==> flow/design.v <==
module router_fsm(input clock, resetn, pkt_valid, parity_done, soft_reset_0, soft_reset_1, soft_reset_2,
                        fifo_full, low_pkt_valid, fifo_empty_0, fifo_empty_1, fifo_empty_2,
                  input [1:0] data_in,
                  output busy, detect_add, ld_state, laf_state, full_state, write_enb_reg, rst_int_reg, lfd_state);
parameter Decode_Address = 3'b000, 
          Load_First_Data = 3'b001,
          Wait_Till_Empty = 3'b010,
          Load_Data = 3'b011,
          Check_Parity_Error = 3'b100,
          Load_Parity = 3'b101,
          Fifo_Full_State = 3'b110,
          Load_After_Full = 3'b111;
reg [2:0] state, next_state;
always @(posedge clock) begin
    if (!resetn) state <= Decode_Address;
    else if((soft_reset_0 && (data_in[1:0] == 0)) | (soft_reset_1 && (data_in[1:0] == 1)) | (soft_reset_2 && (data_in[1:0] == 2))) state <= Decode_Address;
    else state <= next_state; 
end
always @(*) begin
    case(state)
    Decode_Address : begin  
        if(pkt_valid & (data_in[1:0] == 0 & fifo_empty_0 | data_in[1:0] == 1 & fifo_empty_1 | data_in[1:0] == 2 & fifo_empty_2))
        begin
            next_state = Load_First_Data;
        end
        else if(pkt_valid & (data_in[1:0] == 0 & !fifo_empty_0 | data_in[1:0] == 1 & !fifo_empty_1 | data_in[1:0] == 2 & !fifo_empty_2))
        begin
            next_state = Wait_Till_Empty;
        end
        else next_state = Decode_Address;
    end
    Load_First_Data : next_state = Load_Data;  
    Wait_Till_Empty : begin  
        if( (fifo_empty_0 && (data_in[1:0] == 0)) || (fifo_empty_1 && (data_in[1:0] == 1)) || (fifo_empty_2 && (data_in[1:0] == 2)) ) begin
            next_state = Load_First_Data;
        end
        else next_state = Wait_Till_Empty;
    end
    Load_Data : begin  
        if(fifo_full) next_state = Fifo_Full_State;
        else if (!fifo_full & !pkt_valid) next_state = Load_Parity;
        else next_state = Load_Data;
    end
    Fifo_Full_State : begin  
        if(!fifo_full) next_state = Load_After_Full;
        else next_state = Fifo_Full_State;
    end
    Load_Parity : next_state = Check_Parity_Error;  
    Check_Parity_Error : begin  
        if(fifo_full) next_state= Fifo_Full_State;
        else next_state = Decode_Address;
    end
    Load_After_Full : begin  
        if (parity_done) next_state = Decode_Address;
        else if(low_pkt_valid) next_state = Load_Parity;
        else next_state = Load_Data;
    end
    endcase
end
assign detect_add = (state == Decode_Address);
assign lfd_state = (state == Load_First_Data);
assign busy = (state == Load_First_Data) || (state == Load_Parity) || (state == Fifo_Full_State) || (state == Load_After_Full) || (state == Wait_Till_Empty) || (state == Check_Parity_Error);
assign ld_state = (state == Load_Data)||(state == Load_Parity) ;
assign write_enb_reg = (state == Load_First_Data)|(state == Load_Data)||(state == Load_Parity);
assign full_state = (state == Fifo_Full_State);
assign laf_state = (state == Load_After_Full);  
assign rst_int_reg = (state == Check_Parity_Error);
endmodule
module router_reg(input clock, resetn, pkt_valid, fifo_full, rst_int_reg, detect_add, 
                        ld_state, laf_state, full_state, lfd_state, 
                  output reg parity_done, low_pkt_valid, err, 
                  input [7:0] data_in, output reg [7:0] dout);
reg [7:0] a,c,d,e;
reg [8:0] b [31:0];
reg [4:0] count_b,count_a ;
always@(posedge clock) begin
    if(!resetn) begin
        dout <= 8'd0;
        parity_done <= 1'b0;
        low_pkt_valid <= 1'b0;
        err <= 1'b0;
        count_b <= 0;
        count_a <= 0;
        c <= 8'd0;
        d <= 8'd0;
    end
    else begin
    parity_done <= ((ld_state & !fifo_full & !pkt_valid) | (laf_state & low_pkt_valid & !parity_done)) & !detect_add;
    low_pkt_valid <= (ld_state & !pkt_valid);
        if(pkt_valid) begin
            if(detect_add) begin
                dout <= data_in;
                c <= data_in;
            end
            else if(ld_state||lfd_state) begin
                if(full_state) begin
                    b[count_b] <= data_in;
                    count_b <= count_b + 1;
                end
                else if(!full_state) begin
                    if(laf_state) begin
                        dout <= b[count_a];
                        count_a <= count_a + 1;
                    end
                    else begin
                        c <= c^data_in;
                        dout <= data_in;
                    end
                end 
            end 
        end
        else begin
            d <= data_in;
            dout <= data_in;
        end
    end
err <= (c==d) ? 0 : 1 ;
end
endmodule
module router_sync(input detect_add, write_enb_reg, clock, resetn, 
                         read_enb_0, read_enb_1, read_enb_2,
                         empty_0, empty_1, empty_2, 
                         full_0, full_1, full_2, 
                   input [1:0] data_in,
                   output reg vld_out_0, vld_out_1, vld_out_2,
                   output reg soft_reset_0, soft_reset_1, soft_reset_2, 
                   output reg fifo_full,
                   output reg [2:0] write_enb);
reg [1:0] q;
reg [4:0] count0,count1,count2;
always@(posedge clock)begin
    if(detect_add) q <= data_in;
end
always@(*)begin
    vld_out_0 <= !empty_0;
    vld_out_1 <= !empty_1;
    vld_out_2 <= !empty_2;
    case(q)
    2'b00 : begin
            fifo_full = full_0;
            write_enb = {2'b00, write_enb_reg};
            end 
    2'b01 : begin
            fifo_full = full_1;
            write_enb = {1'b0, write_enb_reg,1'b0};
            end
    2'b10 : begin
            fifo_full = full_2;
            write_enb = {write_enb_reg, 2'b00};
            end
    default : begin
                fifo_full = 0;
                write_enb = 3'd0;
    end
    endcase
end
always@(posedge clock) begin
    if(!resetn)begin
        count0<=5'd0;
        count1<=5'd0;
        count2<=5'd0;
        soft_reset_0 <= 1'b0;
        soft_reset_1 <= 1'b0;
        soft_reset_2 <= 1'b0;
    end
    else begin
        soft_reset_0 <= 1'b0;
        soft_reset_1 <= 1'b0;
        soft_reset_2 <= 1'b0;
        if (vld_out_0 && !read_enb_0) begin
            if (count0 == 5'b11101) begin
                soft_reset_0 <= 1'b1;
                count0 <= 5'd0;
            end
            else count0 <= count0 + 1'b1;
        end
        else count0 <= 5'd0;
        if (vld_out_1 && !read_enb_1) begin
            if (count1 == 5'b11101) begin
                soft_reset_1 <= 1'b1;
                count1 <= 5'd0;
            end
            else count1 <= count1 + 1'b1;
        end
        else count1 <= 5'd0;
        if (vld_out_2 && !read_enb_2) begin
            if (count2 == 5'b11101) begin
                soft_reset_2 <= 1'b1;
                count2 <= 5'd0;
            end
            else count2 <= count2 + 1'b1;
        end
        else count2 <= 5'd0;
    end
end
endmodule
module router_fifo(input clock, resetn, write_enb, read_enb, soft_reset, lfd_state,
                   input [7:0] data_in, output full, empty, output [7:0] data_out);
reg [8:0] mem [0:15];
reg [3:0] rd_pointer, wr_pointer;
reg [8:0] packet_out;
wire [8:0]packet;
reg [6:0] length;
reg [4:0] status_count;
assign empty = (status_count == 0 ) ? 1'b1 : 1'b0 ;
assign full = (status_count == 5'd16) ? 1'b1 : 1'b0 ;
assign packet[7:0] = data_in[7:0];
assign packet[8] = lfd_state;
assign data_out = resetn ?  packet_out[7:0] : 8'd0;
always@(posedge clock) begin
    if(!resetn || soft_reset) status_count <= 5'd0;
    else if(full == 1'b0 && write_enb & empty == 1'b0 && read_enb) status_count <= status_count;
    else if (full == 1'b0 && write_enb) status_count <= status_count + 1'b1;
    else if(empty == 1'b0 && read_enb ) status_count <= status_count - 1'b1;
    else status_count <= status_count;
end
always@(posedge clock) begin
    if(!resetn || soft_reset) begin  
        wr_pointer <= 4'd0;
    end
    else if(full == 1'b0 && write_enb) begin  
            mem[wr_pointer[3:0]] <= packet;
            wr_pointer <= wr_pointer + 1'b1;
    end
end
always@(posedge clock) begin
    if(!resetn || soft_reset) begin  
        rd_pointer <= 4'd0;
        packet_out <= 9'd0;
    end
    else begin 
        if(empty == 1'b0 && read_enb ) begin  
                packet_out <= mem[rd_pointer[3:0]];
                rd_pointer <= rd_pointer + 1'b1;
        end
        if (length == 0 && (empty || !mem[rd_pointer[3:0]][8])) packet_out <= 9'd0;
    end
end
always@(posedge clock)begin
    if (!resetn || soft_reset) begin
        length <= 0;
    end
    else if(empty == 1'b0 && read_enb ) begin
        if(mem[rd_pointer[3:0]][8])begin
                length <= mem[rd_pointer[3:0]][7:2] + 1'b1;
        end
        else if (length != 0)  begin
                length <= length - 1'b1;
        end
    end
end
endmodule
module router_top(input clock, resetn, read_enb_0, read_enb_1, read_enb_2, pkt_valid,
                  input [7:0] data_in, output [7:0] data_out_0, data_out_1, data_out_2,
                  output valid_out_0, valid_out_1, valid_out_2, error, busy);
wire parity_done,detect_add;
wire ld_state, laf_state, full_state, write_enb_reg, rst_int_reg, lfd_state;
wire [2:0] fifo_empty, full,w_enb, write_enb, soft_reset_temp;
wire fifo_full,low_pkt_valid,soft_reset_0,soft_reset_1,soft_reset_2;
wire [7:0] dout;
wire read_enb_temp[2:0];
wire [7:0] data_out_temp[2:0];
assign soft_reset_temp[0] = soft_reset_0;
assign soft_reset_temp[1] = soft_reset_1;
assign soft_reset_temp[2] = soft_reset_2;
assign read_enb_temp[0] = read_enb_0;
assign read_enb_temp[1] = read_enb_1;
assign read_enb_temp[2] = read_enb_2;
assign data_out_0 = data_out_temp[0];
assign data_out_1 = data_out_temp[1];
assign data_out_2 = data_out_temp[2];
router_fsm dut1(.clock(clock),
                .resetn(resetn),
                .pkt_valid(pkt_valid),
                .parity_done(parity_done),
                .soft_reset_0(soft_reset_0),
                .soft_reset_1(soft_reset_1),
                .soft_reset_2(soft_reset_2),
                .fifo_full(fifo_full),
                .low_pkt_valid(low_pkt_valid),
                .fifo_empty_0(fifo_empty[0]),
                .fifo_empty_1(fifo_empty[1]),
                .fifo_empty_2(fifo_empty[2]),
                .data_in(data_in[1:0]),
                .busy(busy),
                .detect_add(detect_add),
                .ld_state(ld_state),
                .laf_state(laf_state),
                .full_state(full_state),
                .write_enb_reg(write_enb_reg),
                .rst_int_reg(rst_int_reg),
                .lfd_state(lfd_state));
router_reg dut2(.clock(clock),
                .resetn(resetn),
                .pkt_valid(pkt_valid),
                .fifo_full(fifo_full),
                .detect_add(detect_add),
                .ld_state(ld_state),
                .laf_state(laf_state),
                .full_state(full_state),
                .rst_int_reg(rst_int_reg),
                .lfd_state(lfd_state),
                .parity_done(parity_done),
                .low_pkt_valid(low_pkt_valid),
                .err(error),
                .data_in(data_in),
                .dout(dout));
router_sync dut3(.clock(clock),
                .resetn(resetn),
                .detect_add(detect_add),
                .read_enb_0(read_enb_0),
                .read_enb_1(read_enb_1),
                .read_enb_2(read_enb_2),
                .write_enb_reg(write_enb_reg),
                .empty_0(fifo_empty[0]),
                .empty_1(fifo_empty[1]),
                .empty_2(fifo_empty[2]),
                .full_0(full[0]),
                .full_1(full[1]),
                .full_2(full[2]),
                .data_in(data_in[1:0]),
                .vld_out_0(valid_out_0),
                .vld_out_1(valid_out_1),
                .vld_out_2(valid_out_2),
                .soft_reset_0(soft_reset_0),
                .soft_reset_1(soft_reset_1),
                .soft_reset_2(soft_reset_2),
                .fifo_full(fifo_full),
                .write_enb(w_enb));
genvar x;
generate for (x= 0 ; x<3 ; x = x+1)
begin:fifo
	router_fifo f(.clock(clock),
                  .resetn(resetn), 
                  .soft_reset(soft_reset_temp[x]),
	              .lfd_state(lfd_state),
                  .write_enb(w_enb[x]),
                  .data_in(dout), 
                  .read_enb(read_enb_temp[x]),
	              .full(full[x]), 
                  .empty(fifo_empty[x]), 
                  .data_out(data_out_temp[x]));
end
endgenerate	
endmodule
; Step by step through the tools: router_top
; What the tools print for router_top, step after step.
; Line numbers count from 1 in the design file above.
; Cell names lack the library's common part.
; Not given: --
[inputs]
design = router_top
clk_port = clock
lib = sky130hd
lib_corner = tt_025C_1v80

; Word level
; Yosys after proc, flatten, opt, wreduce and memory -nomap, before mapping. Print and check cells are not counted. Equal cells are merged and count once.
; Yosys's memory passes give these memory sizes; they may raise the number of words (mostly to a power of two), join words into wider ones and drop unused or constant bits.
[word_totals]
word_cells = 302
in_bits = 14
regBits = 144
clocked_rd_ports_x_width = 36
ram_bits = 720
memories = 4
out_inout_bits = 29
[mem_list]
columns = name, size, word_bits, rd, wr, line
row1 = dut2.b, 32, 9, 1, 1, 74  ; reg [8:0] b [31:0];
row2 = fifo[0].f.mem, 16, 9, 1, 1, 199  ; reg [8:0] mem [0:15];
row3 = fifo[1].f.mem, 16, 9, 1, 1, 199
row4 = fifo[2].f.mem, 16, 9, 1, 1, 199
[op_classes]
muxes = 87
reduce_logical = 93
n_addsub = 23
n_logic = 42
n_eq = 22
[op_table]
columns = operator, count
row1 = 2-to-1 mux 9 bit, 11
row2 = 2-to-1 mux 8 bit, 12
row3 = 2-to-1 mux 5 bit, 13
row4 = 2-to-1 mux 4 bit, 12
row5 = 2-to-1 mux 7 bit, 6
row6 = adder 5 x 1 -> 5 bit with constant B, 8
row7 = equality test 5 bit with constant B, 6
row8 = logical AND 1 bit, 24
row9 = adder 4 x 1 -> 4 bit with constant B, 6
row10 = case mux 3 bit (select 8 bit), 1
row11 = 2-to-1 mux 1 bit, 22
row12 = adder 6 x 1 -> 7 bit with constant B, 3
row13 = subtractor 7 x 1 -> 7 bit with constant B, 3
row14 = zero test 7 bit, 3
row15 = nonzero test 7 bit, 3
row16 = AND reduction 2 bit, 10
row17 = bitwise AND 1 bit, 18
row18 = 2-to-1 mux 3 bit, 6
row19 = logical OR 1 bit, 16
row20 = inverter 1 bit, 15
row21 = subtractor 5 x 1 -> 5 bit with constant B, 3
row22 = zero test 5 bit, 3
row23 = zero test 1 bit, 14
row24 = nonzero test 2 bit, 7
row25 = equality test 3 bit with constant B, 4
row26 = OR reduction 3 bit, 3
row27 = case mux 3 bit (select 3 bit), 1
row28 = OR 1 bit, 8
; Other operator kinds: 16; their cells: 26.

; Depth
; Longest topological path by Yosys (ltp), each cell counted once; first at word level (registers and memories cut), then after technology mapping (sequential cells cut; the memories' decode and read muxes count).
[depth]
depth_word = 10
ABC_AREA = 0
depth_mapped = 11
ltp_nobuf = 10

; Synthesis result
; The flow's flattened synthesis, as Yosys stat reports it; memories are mapped. The netlist is that of the ABC_AREA named above (0 if unset); the other value can give another one.
[types]
columns = cell_type, count, area_total_um2
row1 = edfxtp_1, 690, 2.07E+04
row2 = mux4_2, 178, 4.01E+03
row3 = dfxtp_1, 164, 3.28E+03
row4 = nor2_1, 189, 709.43
row5 = mux4_1, 22, 578.054
row6 = ha_1, 44, 550.528
row7 = nand2_1, 139, 521.75
row8 = xor2_1, 41, 359.094
row9 = mux2i_1, 31, 310.298
row10 = a21oi_1, 61, 305.293
row11 = and2_1, 47, 294.032
row12 = xnor2_1, 31, 271.51
row13 = a22oi_1, 32, 240.23
row14 = inv_1, 48, 180.173
row15 = nand3_1, 36, 180.173
row16 = o21ai_0, 32, 160.154
row17 = clkbuf_1, 42, 157.651
row18 = buf_2, 25, 125.12
; Not listed: further types 48, cells in them 196.
[synth_totals]
ffs = 854
mapped_area_um2 = 34396.7
seq_area_um2 = 24003.0
cells = 2048
; The figures by module come from a second, unflattened synthesis with its own total; it is not the netlist above.
[unflattened]
hier_cells = 2185
hier_area_um2 = 34758.3
; Rows give one instance, submodules left out.
[by_module]
columns = module, mod_area_um2, n_cells, n_inst
row1 = router_fifo, 7133.1, 432, 3
row2 = router_reg, 12147.9, 762, 1
row3 = router_sync, 809.5, 84, 1
row4 = router_fsm, 401.6, 43, 1
row5 = router_top, 0.0, 0, 1

; Path before layout
; Path of least setup slack by OpenSTA after synthesis, without wires, with an ideal clock, recovery checks aside; 20% of the period is set as input and as output delay. Where synthesis merged equal registers, the netlist keeps one of their names.
[synth_timing]
path_kind = flip-flop to flip-flop
start = register dut1.state
end = register fifo[0].f.status_count[4]
delay_ns = 3.588
launch_ns = 0.000
clock_period_ns = 5.0
path_buffers = 1
path_slack_ns = 1.413
driving_pins = 12
t_required_ns = 4.872
arrival_ns = 3.460
synth_period_reached_ns = 3.587
; "delay_ns" = arrival - input delay + setup time.
; "driving_pins": output pins that drive a net of the path, with the launching flip-flop's if there is one; two outputs of one cell count as two.
; "synth_period_reached_ns" = period - worst setup slack (recovery checks aside). The figure is calculated, with input and output delays left at 20% of the set period.
; Where an end lacks its bit number, it is one bit of the signal, or one of the new flip-flops if synthesis recoded a state register.
; Between the ends stands the longest chain of elaborated cells between them, by number of cells; it is not shown to be the way that was timed. Of several equally long chains one is given.
; Each line given opens the expression or statement behind the cell; cells for indexed reads and writes are added by Yosys, which also makes memories of some case tables.
; At most two assigning lines are given for a register; there are more.
[synth_via]
cell_sequence = dfxtp_1 > nor3_1 > a2111oi_1 > clkbuf_1 > inv_1 > ha_1 > nor2b_1 > o21ai_0 > nor4b_1 > a21oi_1 > xnor2_1 > nor2_1
elab_chain_len = 9
cells_between = 14
classes_between = eq/ne: 3; mux: 2; logic: 3; reduce/logical: 6
[synth_rtl]
columns = element, line
row1 = start: declaration, 13  ; reg [2:0] state, next_state;
row2 = start: assignment, 15  ; if (!resetn) state <= Decode_Address;
row3 = start: assignment, 16  ; else if((soft_reset_0 && (data_in[1:0] == 0)) | (soft_reset_1 && (data_in[1:0] == 1)) | (soft_reset_2 && (data ...
row4 = equality test 3 x 1 -> 1 bit, 64  ; assign write_enb_reg = (state == Load_First_Data)|(state == Load_Data)||(state == Load_Parity);
row5 = OR 1 bit, 64
row6 = logical OR 1 bit, 64
row7 = case mux 3 bit (select 3 bit), 138  ; case(q)
row8 = bitwise AND 1 bit, 212  ; else if(full == 1'b0 && write_enb & empty == 1'b0 && read_enb) status_count <= status_count;
row9 = logical AND 1 bit (2 in a row), 212
row10 = inverter 1 bit, --
row11 = AND reduction 2 bit, --
row12 = end: assignment, 212
row13 = end: assignment, 213  ; else if (full == 1'b0 && write_enb) status_count <= status_count + 1'b1;
row14 = end: declaration, 204  ; reg [4:0] status_count;

; Path in the finished layout
; Path of least setup slack in the final report of record 3 (OpenROAD, finished layout, wires in). Where an end is a register, its clock arrival counts in the times.
[layout_timing]
path_kind = flip-flop to output port
start = register fifo[2].f.status_count[0]
end = output valid_out_2
t_required_ns = 3.58
path_buffers = 1
arrival_ns = 2.76
driving_pins = 5
launch_ns = 0.66
clock_period_ns = 4.47
path_slack_ns = 0.82
; Between the ends stands the longest chain of elaborated cells between them, by number of cells; it is not shown to be the way that was timed. Of several equally long chains one is given.
; At most two assigning lines are given for a register; there are more.
[layout_via]
cell_sequence = dfxtp_1 > or4_1 > nor2_1 > inv_1 > clkdlybuf4s50_1
elab_chain_len = 3
cells_between = 3
classes_between = mux: 1; reduce/logical: 2
[layout_rtl]
columns = element, line
row1 = start: declaration, 204  ; reg [4:0] status_count;
row2 = start: assignment, 212  ; else if(full == 1'b0 && write_enb & empty == 1'b0 && read_enb) status_count <= status_count;
row3 = start: assignment, 213  ; else if (full == 1'b0 && write_enb) status_count <= status_count + 1'b1;
row4 = zero test 5 bit, 205  ; assign empty = (status_count == 0 ) ? 1'b1 : 1'b0 ;
row5 = 2-to-1 mux 1 bit, 205
row6 = zero test 1 bit, 137  ; vld_out_2 <= !empty_2;
row7 = end: declaration, 255  ; output valid_out_0, valid_out_1, valid_out_2, error, busy);

; Module router_top, platform sky130hd: 5 stored runs of the flow (Yosys, OpenROAD) with differing settings, in no particular order. Input and output delays are each 20% of the period that was set; the output load is 0.01 pF.
; "achieved_period_ns": clock period set for the run, less the worst setup slack. It is reckoned from that one timing run; input and output delays stay at 20% of the period that was set.
; "worst_path_allowed_less_slack_ns" is the time allowed to the run's worst setup path (the clock period less input and output delay, where it has them) less its slack. Clock arrival times count: a late capture clock shortens it, a late launch clock lengthens it.
; "design_power_mw" is the tool's figure for a default switching activity; nothing was simulated.

[record 1: settings]
CELL_PAD_IN_SITES_DETAIL_PLACEMENT = 2
CORE_ASPECT_RATIO = 1.35
CORE_MARGIN = 3
CORE_UTILIZATION = 72
CTS_CLUSTER_SIZE = 21
GPL_TIMING_DRIVEN = 1
HOLD_SLACK_MARGIN = -0.07
MAX_ROUTING_LAYER = met4
MIN_ROUTING_LAYER = met2
PLACE_DENSITY = 0.68
period_ns = 5.75
CAP_MARGIN = 20
SLEW_MARGIN = 20
[record 1: results]
outcome = stopped before the end: placement reported DPL-0033

[record 2: settings]
CELL_PAD_IN_SITES_DETAIL_PLACEMENT = 2
CORE_ASPECT_RATIO = 1.35
CORE_MARGIN = 3
CORE_UTILIZATION = 72
CTS_CLUSTER_SIZE = 21
GPL_TIMING_DRIVEN = 1
HOLD_SLACK_MARGIN = -0.07
MAX_ROUTING_LAYER = met4
MIN_ROUTING_LAYER = met2
PLACE_DENSITY_LB_ADDON = 0.12
SETUP_SLACK_MARGIN = -0.15
period_ns = 5.75
CAP_MARGIN = 20
SLEW_MARGIN = 20
[record 2: results]
outcome = stopped before the end: placement reported DPL-0033

[record 3: settings]
ABC_AREA = 0
CAP_MARGIN = 25
CELL_PAD_IN_SITES_GLOBAL_PLACEMENT = 2
CORE_UTILIZATION = 37
CTS_CLUSTER_DIAMETER = 333
GPL_ROUTABILITY_DRIVEN = 0
GPL_TIMING_DRIVEN = 0
MIN_ROUTING_LAYER = met2
PLACE_DENSITY_LB_ADDON = 0.3
SETUP_SLACK_MARGIN = 0.75
SLEW_MARGIN = 5
TNS_END_PERCENT = 25
period_ns = 4.47
CORE_MARGIN = 2
[record 3: results]
yosys_chip_area_um2 = 34396.7
final_die_area_um2 = 95419.2
cell_area_final_um2 = 40193.5
finish.utilization_pct = 43.7
setup_ws_ns = 0.819
fin_tns_ns = 0.000
hold_ws_ns = 0.448
design_power_mw = 21.571
achieved_period_ns = 3.651
worst_path_allowed_less_slack_ns = 2.76
timing.worst_path_kind = flip-flop to output port

[record 4: settings]
CORE_UTILIZATION = 40
period_ns = 2.23
CAP_MARGIN = 20
CORE_MARGIN = 2
SLEW_MARGIN = 20
[record 4: results]
yosys_chip_area_um2 = 34396.7
final_die_area_um2 = 88354.6
cell_area_final_um2 = 43291.5
finish.utilization_pct = 50.8
setup_ws_ns = -0.216
fin_tns_ns = -3.279
hold_ws_ns = 0.265
design_power_mw = 45.428
achieved_period_ns = 2.446
worst_path_allowed_less_slack_ns = 2.45
timing.worst_path_kind = flip-flop to flip-flop

[record 5: settings]
CAP_MARGIN = 25
CELL_PAD_IN_SITES_GLOBAL_PLACEMENT = 1
CORE_UTILIZATION = 40
CTS_CLUSTER_DIAMETER = 174
GPL_ROUTABILITY_DRIVEN = 1
PLACE_DENSITY_LB_ADDON = 0.3
SLEW_MARGIN = 5
period_ns = 2.22
CORE_MARGIN = 2
[record 5: results]
yosys_chip_area_um2 = 34396.7
final_die_area_um2 = 88354.6
cell_area_final_um2 = 43559.3
finish.utilization_pct = 51.2
setup_ws_ns = -0.141
fin_tns_ns = -1.181
hold_ws_ns = 0.151
design_power_mw = 46.017
achieved_period_ns = 2.361
worst_path_allowed_less_slack_ns = 1.92
timing.worst_path_kind = flip-flop to output port
